==> flow/design.v <==
module    Prgm_Counter(clk, reset, PCsrc, address, PCreg);
input                 PCsrc, clk, reset;
input         [8 : 0] address;
output    reg [7 : 0] PCreg;
wire          [7 : 0] temp;
assign    temp = PCreg + 1;
always@(posedge clk, negedge reset)
begin
    if (reset == 0) begin
        PCreg = 0;
	end
    else begin
        if (PCsrc == 1)
            PCreg = temp + address;
        else
            PCreg = temp;
    end
end
endmodule
module ALU (ALUselect, ALUin1, ALUin2, ALUout);
    input		[3  : 0]	ALUselect;
    input		[15 : 0]	ALUin1, ALUin2;
    output	reg	[15 : 0]	ALUout;
    always@(*) 
    begin 
		if  (ALUselect == 0 || ALUselect == 5 || ALUselect == 7 || ALUselect == 8)
			ALUout = ALUin1 + ALUin2;
		else if (ALUselect == 1) 
			ALUout = ALUin1 << ALUin2;
		else if  (ALUselect == 2) 
			ALUout = ALUin1 >> ALUin2;
		else if (ALUselect == 3)
			ALUout = ALUin1 | ALUin2;
		else  if (ALUselect == 4)
			ALUout = ALUin1 & ALUin2;
		else if (ALUselect == 6)
			ALUout = ALUin2;
		else
			ALUout = 0;
    end
endmodule
module Control_Unit(clk, reset, inst_in, opCode, dst, src1, src2, shamt, iconst, jconst, regWrite, memWrite, PCsrc, memtoReg, ALUsrc);
input					clk, reset;
input		[15 : 0]	inst_in;
output		[3  : 0]	opCode;
output		[5  : 0]	iconst; 
output		[8  : 0]	jconst;
output		[2  : 0]	dst, src1, src2, shamt;
output	reg				regWrite, memWrite, PCsrc, memtoReg;  
output	reg	[1  : 0]	ALUsrc;  
assign	opCode	=	inst_in	[3  :  0];
assign	dst		=	inst_in	[6  :  4];
assign	src1	=	inst_in	[9  :  7];
assign	src2	=	inst_in	[12 : 10];
assign	shamt	=	inst_in	[15 : 13];
assign	iconst	=	inst_in	[15 : 10];
assign	jconst	=	inst_in	[12 :  4];
always@(*) begin
    if (reset == 0) begin
        regWrite	= 0;
        memWrite	= 0;
        PCsrc		= 0;
        memtoReg	= 0;
		ALUsrc		= 0;
    end  
    else begin  
        if (opCode < 4'b 1000)
            regWrite = 1'b 1;
        else
            regWrite = 1'b 0;
        if (opCode == 4'b 1000)
            memWrite = 1'b 1;
        else
            memWrite = 1'b 0;
        if (opCode == 4'b 1001)
            PCsrc = 1'b 1;
        else
            PCsrc = 1'b 0;
        if (opCode == 4'b 0111)
            memtoReg = 1'b 1;
        else
            memtoReg = 1'b 0;   
		if (opCode == 4'b 0101 || opCode == 4'b 0110 || opCode == 4'b 0111 || opCode == 4'b 1000)
			ALUsrc = 2'b 01;
		else if (opCode == 4'b 0001 || opCode == 4'b 0010)
			ALUsrc = 2'b 10;
		else
			ALUsrc = 2'b 00;
    end  
end
endmodule
module DataPath (clk, reset, ALUselect, dst, src1, src2, shamt, iconst, regWrite, memtoReg, memWrite, ALUsrc, reg0, reg1, reg2, reg3, reg4, reg5, reg6, reg7, dataMemValue0, dataMemValue1, dataMemValue2, dataMemValue3, dataMemValue4, dataMemValue5, dataMemValue6, dataMemValue7, ALUout, ALUin1, ALUin2, regDataIn);
output		[15 : 0]	reg0, reg1, reg2, reg3, reg4, reg5, reg6, reg7, dataMemValue0, dataMemValue1, dataMemValue2, dataMemValue3, dataMemValue4, dataMemValue5, dataMemValue6, dataMemValue7, ALUout, ALUin1;
output reg	[15 : 0]	ALUin2;
output reg	[15 : 0]	regDataIn;
input					clk, reset, regWrite, memtoReg, memWrite;
input		[1  : 0]	ALUsrc;
input		[2  : 0]	dst, src1, src2, shamt;
input  		[3  : 0]	ALUselect;
input		[5  : 0]	iconst;
reg			[127 : 0]	regFile;
reg			[511 : 0]	dataMem;
localparam	[511 : 0]	DMEM_RESET = {
	{19{16'd0}},
	16'b 0100, 16'b 0011, 16'b 0010, 16'b 0001, 16'b 0101,	 
	16'b 0101, 16'b 1100, 16'b 1000, 16'b 0011,				 
	16'b 0110, 16'b 0001, 16'b 0010, 16'b 0100				 
};
wire		[15 : 0]	nextData;
wire		[15 : 0]	memReadData;
wire		[15 : 0]	dstData;
wire					memInRange;
assign ALUin1	=	regFile[16*src1 +: 16];
assign dstData	=	regFile[16*dst +: 16];
ALU		DP1	(ALUselect, ALUin1, ALUin2, ALUout);
assign	  reg0 = regFile[  0 +: 16];
assign	  reg1 = regFile[ 16 +: 16];
assign    reg2 = regFile[ 32 +: 16];
assign    reg3 = regFile[ 48 +: 16];
assign    reg4 = regFile[ 64 +: 16];
assign    reg5 = regFile[ 80 +: 16];
assign    reg6 = regFile[ 96 +: 16];
assign    reg7 = regFile[112 +: 16];
assign	  dataMemValue0  = dataMem[  0 +: 16];
assign	  dataMemValue1  = dataMem[ 16 +: 16];
assign    dataMemValue2  = dataMem[ 32 +: 16];
assign    dataMemValue3  = dataMem[ 48 +: 16];
assign    dataMemValue4  = dataMem[ 64 +: 16];
assign    dataMemValue5  = dataMem[ 80 +: 16];
assign    dataMemValue6  = dataMem[ 96 +: 16];
assign    dataMemValue7  = dataMem[112 +: 16];
assign memInRange	=	(ALUout[15 : 5] == 11'd0);
assign memReadData	=	memInRange ? dataMem[16*ALUout[4 : 0] +: 16] : 16'd0;
assign nextData		=	(memtoReg == 1) ? memReadData : ALUout;
always@(posedge clk, negedge reset)
begin
	if (reset == 0) begin
		regFile	<=	128'd0;
		dataMem	<=	DMEM_RESET;
	end  
	else begin
		if (regWrite == 1)
			regFile[16*dst +: 16]			<=	nextData;
		if (memWrite == 1 && memInRange)
			dataMem[16*ALUout[4 : 0] +: 16]	<=	dstData;
	end  
end  
always@(posedge clk)
begin
	if (reset == 1)
		regDataIn	<=	nextData;
end
always@(*)
begin
	if (ALUsrc == 0)
		ALUin2	=	regFile[16*src2 +: 16];
	else if (ALUsrc == 1)
		ALUin2 = {10'd0, iconst};
	else if (ALUsrc == 2)
		ALUin2 = {13'd0, shamt};
	else
		ALUin2 = 16'd0;
end
endmodule
module	CPU(clk, reset, instr, pc, reg0, reg1, reg2, reg3, reg4, reg5, reg6, reg7, dataMemValue0, dataMemValue1, dataMemValue2, dataMemValue3, dataMemValue4, dataMemValue5, dataMemValue6, dataMemValue7, ALUout, ALUin1, ALUin2, regDataIn);
output	[15 : 0]	reg0, reg1, reg2, reg3, reg4, reg5, reg6, reg7, dataMemValue0, dataMemValue1, dataMemValue2, dataMemValue3, dataMemValue4, dataMemValue5, dataMemValue6, dataMemValue7, ALUout, ALUin1, ALUin2, regDataIn;
input				clk, reset;
input	[15 : 0]	instr;
output	[7  : 0]	pc;
wire	[7  : 0]	prgm_cntr;
wire 				PCsrc, regWrite, memWrite, memtoReg;
wire	[1  : 0]	ALUsrc;
wire 	[3  : 0]	opCode;
wire	[2	: 0]	dst, src1, src2, shamt;
wire	[5  : 0]	iconst;
wire	[8  : 0]	jconst;
assign pc		=	prgm_cntr;
Prgm_Counter	C1	(clk, reset, PCsrc, jconst, prgm_cntr);
Control_Unit	C2	(clk, reset, instr, opCode, dst, src1, src2, shamt, iconst, jconst, regWrite, memWrite, PCsrc, memtoReg, ALUsrc);
DataPath		C3	(clk, reset, opCode, dst, src1, src2, shamt, iconst, regWrite, memtoReg, memWrite, ALUsrc, reg0, reg1, reg2, reg3, reg4, reg5, reg6, reg7, dataMemValue0, dataMemValue1, dataMemValue2, dataMemValue3, dataMemValue4, dataMemValue5, dataMemValue6, dataMemValue7, ALUout, ALUin1, ALUin2, regDataIn);
endmodule
Appendix: tool output

-- Step by step through the tools: CPU
Tool output for the design above before and after an edit, in the order of the flow.
Lines under "before" count in the file above, lines under "after" in the edited file.
"difference": "after" minus "before" as printed here. "relative change": 100 x difference / "before".
Operators: Yosys type, input widths -> output width; for muxes data width and select width s.
A cell with - has no value.
- design top: CPU
- clock port: clk
- library: sky130hd
- corner: tt_025C_1v80

-- The edit
The edit as a unified diff against the file above.
A script made this edit. It changes what the design does and was not meant as an optimisation.
begin of diff
@@ -176,5 +176,5 @@
 wire	[8  : 0]	jconst;
 assign pc		=	prgm_cntr;
-Prgm_Counter	C1	(clk, reset, PCsrc, jconst, prgm_cntr);
+assign prgm_cntr = 0;
 Control_Unit	C2	(clk, reset, instr, opCode, dst, src1, src2, shamt, iconst, jconst, regWrite, memWrite, PCsrc, memtoReg, ALUsrc);
 DataPath		C3	(clk, reset, opCode, dst, src1, src2, shamt, iconst, regWrite, memtoReg, memWrite, ALUsrc, reg0, reg1, reg2, reg3, reg4, reg5, reg6, reg7, dataMemValue0, dataMemValue1, dataMemValue2, dataMemValue3, dataMemValue4, dataMemValue5, dataMemValue6, dataMemValue7, ALUout, ALUin1, ALUin2, regDataIn);
end of diff

-- Word-level counts
Counts by Yosys on the flattened word-level netlist (proc, flatten, opt, wreduce; memories kept). Register bits leave out memories and registers merged into their read ports (data or address); mux counts leave out enables and synchronous resets folded into registers. Print and check cells are left out. Cells with the same type and inputs are merged into one.
- cells by class (element ; before ; after ; difference ; relative change (%)):
    magnitude comparators ; 1 ; 1 ; 0 ; 0.00
    bitwise gates (word level) ; 8 ; 8 ; 0 ; 0.00
    eq/ne operators ; 11 ; 10 ; -1 ; -9.09
    add/subtract/negate cells ; 5 ; 3 ; -2 ; -40.00
    shift-type cells ; 10 ; 10 ; 0 ; 0.00
    multiplexer cells ; 23 ; 20 ; -3 ; -13.04
    reduce/logical cells ; 11 ; 11 ; 0 ; 0.00
- operator list (operator ; before ; after ; difference ; relative change (%)):
    $mux 1 ; 8 ; 6 ; -2 ; -25.00
    $mux 16 ; 9 ; 10 ; +1 ; +11.11
    $eq 4x4->1 const B ; 2 ; 1 ; -1 ; -50.00
    $add 8x1->8 const B ; 1 ; 0 ; -1 ; -100.00
    $add 8x8->8 ; 1 ; 0 ; -1 ; -100.00
    $mux 6 ; 1 ; 0 ; -1 ; -100.00
    $mux 8 ; 1 ; 0 ; -1 ; -100.00
Operator kinds equal on both sides are left out: 32.
- word-level totals (element ; before ; after ; difference ; relative change (%)):
    flip-flop bits (word level) ; 664 ; 656 ; -8 ; -1.20
    input port bits ; 18 ; 18 ; 0 ; 0.00
    word-level cells ; 73 ; 66 ; -7 ; -9.59
    output and inout bits ; 328 ; 328 ; 0 ; 0.00

-- Depth
Longest topological path by Yosys (ltp), each cell counted once; first at word level (registers and memories cut), then after technology mapping (sequential cells cut; the memories' decode and read muxes count).
- depth (element ; before ; after ; difference ; relative change (%)):
    depth in word-level cells ; 21 ; 21 ; 0 ; 0.00
    ABC_AREA ; 0 ; 0 ; - ; -
    depth in mapped cells ; 32 ; 34 ; +2 ; +6.25
    gate-level depth less buffers ; 23 ; 24 ; +1 ; +4.35

-- Netlist
The flow's flattened synthesis, as Yosys stat reports it; memories are mapped. The netlist is that of the ABC_AREA named above (0 if unset); the other value can give another one.
- cell types (cell type ; before ; after ; difference ; relative change (%)):
    sky130_fd_sc_hd__a22o_1 ; 18 ; 327 ; +309 ; +1716.67
    sky130_fd_sc_hd__mux2_1 ; 258 ; 20 ; -238 ; -92.25
    sky130_fd_sc_hd__nand2_1 ; 591 ; 360 ; -231 ; -39.09
    sky130_fd_sc_hd__mux2_2 ; 291 ; 96 ; -195 ; -67.01
    sky130_fd_sc_hd__a22oi_1 ; 63 ; 147 ; +84 ; +133.33
    sky130_fd_sc_hd__o21ai_0 ; 118 ; 193 ; +75 ; +63.56
    sky130_fd_sc_hd__mux2i_1 ; 113 ; 49 ; -64 ; -56.64
    sky130_fd_sc_hd__o2bb2ai_1 ; 1 ; 64 ; +63 ; +6300.00
    sky130_fd_sc_hd__mux4_2 ; 65 ; 124 ; +59 ; +90.77
    sky130_fd_sc_hd__o21ai_1 ; 74 ; 23 ; -51 ; -68.92
    sky130_fd_sc_hd__buf_2 ; 70 ; 109 ; +39 ; +55.71
    sky130_fd_sc_hd__nand3_1 ; 125 ; 163 ; +38 ; +30.40
    sky130_fd_sc_hd__a31oi_1 ; 46 ; 9 ; -37 ; -80.43
    sky130_fd_sc_hd__nor2_1 ; 99 ; 127 ; +28 ; +28.28
    sky130_fd_sc_hd__a21oi_1 ; 90 ; 117 ; +27 ; +30.00
    sky130_fd_sc_hd__inv_1 ; 51 ; 75 ; +24 ; +47.06
    sky130_fd_sc_hd__o22ai_1 ; 56 ; 33 ; -23 ; -41.07
    sky130_fd_sc_hd__nor3_1 ; 39 ; 61 ; +22 ; +56.41
Cell types equal on both sides are left out: 9.
Not every row of either side is listed.
- mapped netlist (element ; before ; after ; difference ; relative change (%)):
    area of sequential cells (um2) ; 16719.8 ; 16519.6 ; -200.2 ; -1.20
    buffers ; 406 ; 418 ; +12 ; +2.96
    standard cells after synthesis ; 3662 ; 3537 ; -125 ; -3.41
    synthesis area (um2) ; 38538.2 ; 37324.5 ; -1213.7 ; -3.15
    flip-flop cells ; 664 ; 656 ; -8 ; -1.20
By module: a second synthesis without flattening, with its own total; a netlist apart from the flattened one above.
- second synthesis, totals (element ; before ; after ; difference ; relative change (%)):
    cell total of the unflattened synthesis ; 3021 ; 2970 ; -51 ; -1.69
    area (unflattened synthesis) (um2) ; 38908.6 ; 38116.6 ; -792.0 ; -2.04
Each row is one instance without its submodules.
- modules, before (module ; instances ; sequential area (um2) ; area (um2) ; cells):
    DataPath ; 1 ; 16519.6 ; 34687.0 ; 2496
    ALU ; 1 ; 0.0 ; 3158.0 ; 403
    Prgm_Counter ; 1 ; 200.2 ; 745.7 ; 78
    Control_Unit ; 1 ; 0.0 ; 317.8 ; 44
    CPU ; 1 ; 0.0 ; 0.0 ; 0
- modules, after (module ; instances ; sequential area (um2) ; area (um2) ; cells):
    DataPath ; 1 ; 16519.6 ; 34687.0 ; 2496
    ALU ; 1 ; 0.0 ; 3047.9 ; 421
    Control_Unit ; 1 ; 0.0 ; 317.8 ; 44
    CPU ; 1 ; 0.0 ; 63.8 ; 9

-- Worst setup path after synthesis
Path of least setup slack by OpenSTA after synthesis, without wires, with an ideal clock, recovery checks aside; 20% of the period is set as input and as output delay. Where synthesis merged equal registers, the netlist keeps one of their names.
- timing path after synthesis (element ; before ; after ; difference ; relative change (%)):
    path type ; in2reg ; in2reg ; - ; -
    start point ; in instr[9] ; in instr[10] ; - ; -
    end point ; reg C3.dataMem[454] ; reg C3.dataMem[150] ; - ; -
    arrival (ns) ; 7.130 ; 7.339 ; +0.209 ; +2.93
    data required time (ns) ; 6.872 ; 6.879 ; +0.007 ; +0.10
    input delay (ns) ; 1.400 ; 1.400 ; 0.000 ; 0.00
    period (ns) ; 7.0 ; 7.0 ; 0.0 ; 0.00
    library setup time (ns) ; 0.128 ; 0.121 ; -0.007 ; -
    slack (ns) ; -0.258 ; -0.460 ; -0.202 ; -
    stages ; 25 ; 25 ; 0 ; 0.00
    launch time at the first pin (ns) ; 1.400 ; 1.400 ; 0.000 ; 0.00
    path delay (ns) ; 5.858 ; 6.060 ; +0.202 ; +3.45
    buffers on the path ; 7 ; 7 ; 0 ; 0.00
    synthesis period reached (ns) ; 7.258 ; 7.46 ; +0.202 ; +2.78
"path delay" is the arrival time less input delay plus setup time.
"stages" counts driving pins, that of a launching flip-flop among them; a cell with two outputs on the path counts twice.
"synthesis period reached" = period - worst setup slack (recovery checks aside). The figure is calculated, with input and output delays left at 20% of the set period.
The rows between start and end are the longest chain of elaborated cells between them; the timing report does not say that the signal goes this way. Where chains are equally long, one stands for them.
Each line given opens the expression or statement behind the cell; cells for indexed reads and writes are added by Yosys, which also makes memories of some case tables.
Where a signal picks the word or bit written, the line may be left out of the assigning lines.
Between the ends, after synthesis, before:
- cell sequence: sky130_fd_sc_hd__clkbuf_1 sky130_fd_sc_hd__buf_4 sky130_fd_sc_hd__buf_2 sky130_fd_sc_hd__mux4_2 sky130_fd_sc_hd__mux2i_1 sky130_fd_sc_hd__inv_1 sky130_fd_sc_hd__ha_1 sky130_fd_sc_hd__fa_1 sky130_fd_sc_hd__nand2_1 sky130_fd_sc_hd__o21ai_0 sky130_fd_sc_hd__o21ai_1 sky130_fd_sc_hd__a21oi_4 sky130_fd_sc_hd__inv_2 sky130_fd_sc_hd__buf_2 sky130_fd_sc_hd__buf_1 sky130_fd_sc_hd__buf_1 sky130_fd_sc_hd__ha_1 sky130_fd_sc_hd__and3_1 sky130_fd_sc_hd__ha_1 sky130_fd_sc_hd__nor2_2 sky130_fd_sc_hd__o21ai_1 sky130_fd_sc_hd__nor3b_1 sky130_fd_sc_hd__nand2_2 sky130_fd_sc_hd__buf_2 sky130_fd_sc_hd__mux2_1
- cells in the longest elaborated chain: 12
- noted elaborated cells between the ends (all ways): 19
- RTL lines with such cells at 14
- classes of those cells: add/sub (2); shift (5); mux (5); logic (5); reduce/logical (2)
- RTL lines, path after synthesis, before (element ; line ; RTL):
    from (decl) ; 168 ; input [15 : 0] instr;
    $shiftx 128x8->16 ; 113 ; assign ALUin1 = regFile[16*src1 +: 16];
    $and 16x16->16 ; 35 ; ALUout = ALUin1 & ALUin2;
    $mux 16 ; 34 ; else if (ALUselect == 4)
    $mux 16 ; 32 ; else if (ALUselect == 3)
    $mux 16 ; 30 ; else if (ALUselect == 2)
    $mux 16 ; 28 ; else if (ALUselect == 1)
    $mux 16 ; 26 ; if (ALUselect == 0 || ALUselect == 5 || ALUselect == 7 || ALUselect == 8)
    $neg 9->33 ; 145 ; dataMem[16*ALUout[4 : 0] +: 16] <= dstData;
    $shift 16x33->512 ; 145 ;
    $not 512->512 ; 145 ;
    $and 512x512->512 ; 145 ;
    $or 512x512->512 ; 145 ;
    to (assign) ; 139 ; dataMem <= DMEM_RESET;
    to (decl) ; 102 ; reg [511 : 0] dataMem;
Nets of the timed path that keep an RTL name, with a line that drives or declares them; the list need not be complete.
- named nets, after synthesis, before (signal ; line):
    ALUin1[0] ; 113
Between the ends, after synthesis, after:
- cell sequence: sky130_fd_sc_hd__buf_4 sky130_fd_sc_hd__buf_6 sky130_fd_sc_hd__mux4_2 sky130_fd_sc_hd__o2111a_1 sky130_fd_sc_hd__a221oi_4 sky130_fd_sc_hd__buf_4 sky130_fd_sc_hd__buf_4 sky130_fd_sc_hd__buf_2 sky130_fd_sc_hd__ha_1 sky130_fd_sc_hd__a21oi_1 sky130_fd_sc_hd__o21bai_1 sky130_fd_sc_hd__a2111oi_0 sky130_fd_sc_hd__o21bai_1 sky130_fd_sc_hd__a22o_1 sky130_fd_sc_hd__or4_1 sky130_fd_sc_hd__a31oi_1 sky130_fd_sc_hd__a311oi_1 sky130_fd_sc_hd__or4_1 sky130_fd_sc_hd__nor2_4 sky130_fd_sc_hd__nand4bb_1 sky130_fd_sc_hd__buf_2 sky130_fd_sc_hd__a221oi_4 sky130_fd_sc_hd__nand3_4 sky130_fd_sc_hd__buf_6 sky130_fd_sc_hd__a22o_1
- noted elaborated cells between the ends (all ways): 22
- RTL lines with such cells at 17
- classes of those cells: add/sub (2); shift (5); mux (8); logic (5); reduce/logical (2)
- RTL lines, path after synthesis, after (element ; line ; RTL):
    from (decl) ; 168 ; input [15 : 0] instr;
    to (assign) ; 139 ; dataMem <= DMEM_RESET;
    to (decl) ; 102 ; reg [511 : 0] dataMem;
after: No chain of elaborated cells between the ends is given.
- named nets, after synthesis, after (signal ; line ; RTL):
    ALUout[12] ; 26 ; if (ALUselect == 0 || ALUselect == 5 || ALUselect == 7 || ALUselect == 8)

-- Timing after layout
Path of least setup slack in the final report of the runs of pair A (OpenROAD, finished layout, wires in). Where an end is a register, its clock arrival counts in the times.
- timing path post-layout (element ; before ; after ; difference ; relative change (%)):
    path type ; in2out ; in2out ; - ; -
    start point ; in instr[12] ; in instr[7] ; - ; -
    end point ; out ALUout[6] ; out ALUout[4] ; - ; -
    slack (ns) ; 0.20 ; 0.25 ; +0.05 ; -
    input delay (ns) ; 1.40 ; 1.40 ; 0.00 ; 0.00
    launch time at the first pin (ns) ; 1.40 ; 1.40 ; 0.00 ; 0.00
    external output delay (ns) ; 1.40 ; 1.40 ; 0.00 ; 0.00
    period (ns) ; 7.0 ; 7.0 ; 0.0 ; 0.00
    buffers on the path ; 7 ; 9 ; +2 ; +28.57
    stages ; 15 ; 16 ; +1 ; +6.67
    arrival (ns) ; 5.40 ; 5.35 ; -0.05 ; -0.93
    data required time (ns) ; 5.60 ; 5.60 ; 0.00 ; 0.00
The rows between start and end are the longest chain of elaborated cells between them; the timing report does not say that the signal goes this way. Where chains are equally long, one stands for them.
Between the ends, post-layout, before:
- cell sequence: sky130_fd_sc_hd__clkdlybuf4s50_1 sky130_fd_sc_hd__buf_4 sky130_fd_sc_hd__nand2_1 sky130_fd_sc_hd__buf_4 sky130_fd_sc_hd__buf_4 sky130_fd_sc_hd__o22ai_1 sky130_fd_sc_hd__a211oi_1 sky130_fd_sc_hd__nor4_4 sky130_fd_sc_hd__buf_4 sky130_fd_sc_hd__nand4_4 sky130_fd_sc_hd__buf_4 sky130_fd_sc_hd__o221ai_1 sky130_fd_sc_hd__a221o_2 sky130_fd_sc_hd__o21a_4 sky130_fd_sc_hd__clkdlybuf4s50_1
- cells in the longest elaborated chain: 8
- noted elaborated cells between the ends (all ways): 14
- RTL lines with such cells at 14
- classes of those cells: add/sub (1); shift (3); mux (8); logic (2)
- RTL lines, path post-layout, before (element ; line ; RTL):
    from (decl) ; 168 ; input [15 : 0] instr;
    $shiftx 128x8->16 ; 156 ; ALUin2 = regFile[16*src2 +: 16];
    $mux 16 ; 155 ; if (ALUsrc == 0)
    $mux 16 ; 36 ; else if (ALUselect == 6)
    $mux 16 ; 34 ; else if (ALUselect == 4)
    $mux 16 ; 32 ; else if (ALUselect == 3)
    $mux 16 ; 30 ; else if (ALUselect == 2)
    $mux 16 ; 28 ; else if (ALUselect == 1)
    $mux 16 ; 26 ; if (ALUselect == 0 || ALUselect == 5 || ALUselect == 7 || ALUselect == 8)
    to (decl) ; 166 ; output [15 : 0] reg0, reg1, reg2, reg3, reg4, reg5, reg6, reg7, dataMemValue0, dataMemValue1, dataMemValue2, d ...
Between the ends, post-layout, after:
- cell sequence: sky130_fd_sc_hd__clkdlybuf4s50_1 sky130_fd_sc_hd__buf_4 sky130_fd_sc_hd__buf_4 sky130_fd_sc_hd__mux2_2 sky130_fd_sc_hd__inv_1 sky130_fd_sc_hd__buf_4 sky130_fd_sc_hd__nand3_1 sky130_fd_sc_hd__buf_4 sky130_fd_sc_hd__o21ai_0 sky130_fd_sc_hd__buf_4 sky130_fd_sc_hd__mux4_2 sky130_fd_sc_hd__o31ai_1 sky130_fd_sc_hd__a21o_1 sky130_fd_sc_hd__buf_12 sky130_fd_sc_hd__buf_4 sky130_fd_sc_hd__clkdlybuf4s50_1
- cells in the longest elaborated chain: 7
- noted elaborated cells between the ends (all ways): 11
- RTL lines with such cells at 11
- classes of those cells: add/sub (1); shift (3); mux (5); logic (2)
- RTL lines, path post-layout, after (element ; line ; RTL):
    from (decl) ; 168 ; input [15 : 0] instr;
    $shiftx 128x8->16 ; 113 ; assign ALUin1 = regFile[16*src1 +: 16];
    $and 16x16->16 ; 35 ; ALUout = ALUin1 & ALUin2;
    $mux 16 ; 34 ; else if (ALUselect == 4)
    $mux 16 ; 32 ; else if (ALUselect == 3)
    $mux 16 ; 30 ; else if (ALUselect == 2)
    $mux 16 ; 28 ; else if (ALUselect == 1)
    $mux 16 ; 26 ; if (ALUselect == 0 || ALUselect == 5 || ALUselect == 7 || ALUselect == 8)
    to (decl) ; 166 ; output [15 : 0] reg0, reg1, reg2, reg3, reg4, reg5, reg6, reg7, dataMemValue0, dataMemValue1, dataMemValue2, d ...

-- Flow runs
Runs of the flow (Yosys, OpenROAD) on both versions; the two runs of a pair have the same settings. The constraints put input and output delay at 20% of the set period each and load the outputs with 0.01 pF.
Settings, pair A:
- noted SETUP_SLACK_MARGIN: 0.2
- period_ns at 7.0
- noted CAP_MARGIN: 20
- noted CORE_MARGIN: 2
- CORE_UTILIZATION: 40
- SLEW_MARGIN: 20
- results, pair A (element ; before ; after ; difference ; relative change (%)):
    final utilization (%) ; 51.8 ; 53.7 ; +1.9 ; -
    setup slack of the critical path (ns) ; 0.201 ; 0.250 ; +0.049 ; -
    standard-cell area after routing (um2) ; 49396.1 ; 49915.4 ; +519.3 ; +1.05
    netlist area reported by Yosys (um2) ; 38538.2 ; 37324.5 ; -1213.7 ; -3.15
    period achieved (ns) ; 6.799 ; 6.750 ; -0.049 ; -0.72
    total power of the final layout (mW) ; 11.905 ; 11.003 ; -0.902 ; -7.58
    area of the die (um2) ; 98844.2 ; 95771.7 ; -3072.5 ; -3.11
    sum of negative setup slack (ns) ; 0.000 ; 0.000 ; 0.000 ; -
Settings, pair B:
- noted CAP_MARGIN: 35
- CORE_ASPECT_RATIO: 0.61
- CORE_UTILIZATION: 60
- CTS_CLUSTER_DIAMETER at 327
- noted GPL_ROUTABILITY_DRIVEN: 1
- HOLD_SLACK_MARGIN at -0.03
- MAX_ROUTING_LAYER: met4
- PLACE_DENSITY at 0.53
- noted SETUP_SLACK_MARGIN: -0.25
- SLEW_MARGIN: 40
- noted TNS_END_PERCENT: 90
- period_ns at 10.2
- noted CORE_MARGIN: 2
- results, pair B (element ; before ; after ; difference ; relative change (%)):
    final utilization (%) ; 69.3 ; 70.1 ; +0.8 ; -
    setup slack of the critical path (ns) ; 0.572 ; 0.280 ; -0.292 ; -
    standard-cell area after routing (um2) ; 43972.2 ; 43172.7 ; -799.5 ; -1.82
    netlist area reported by Yosys (um2) ; 38538.2 ; 37324.5 ; -1213.7 ; -3.15
    period achieved (ns) ; 9.628 ; 9.920 ; +0.292 ; +3.03
    total power of the final layout (mW) ; 7.578 ; 6.904 ; -0.674 ; -8.89
    area of the die (um2) ; 66335.3 ; 64280.0 ; -2055.3 ; -3.10
    sum of negative setup slack (ns) ; 0.000 ; 0.000 ; 0.000 ; -
By "period achieved" is meant the clock period of the run minus its worst setup slack. This is arithmetic on one report: input and output delays are still those of the set period (20% each).
By "total power of the final layout" is meant OpenSTA's value without simulated activity: inputs other than the clock are taken to toggle once in ten clock periods, and the tool carries that through the logic.
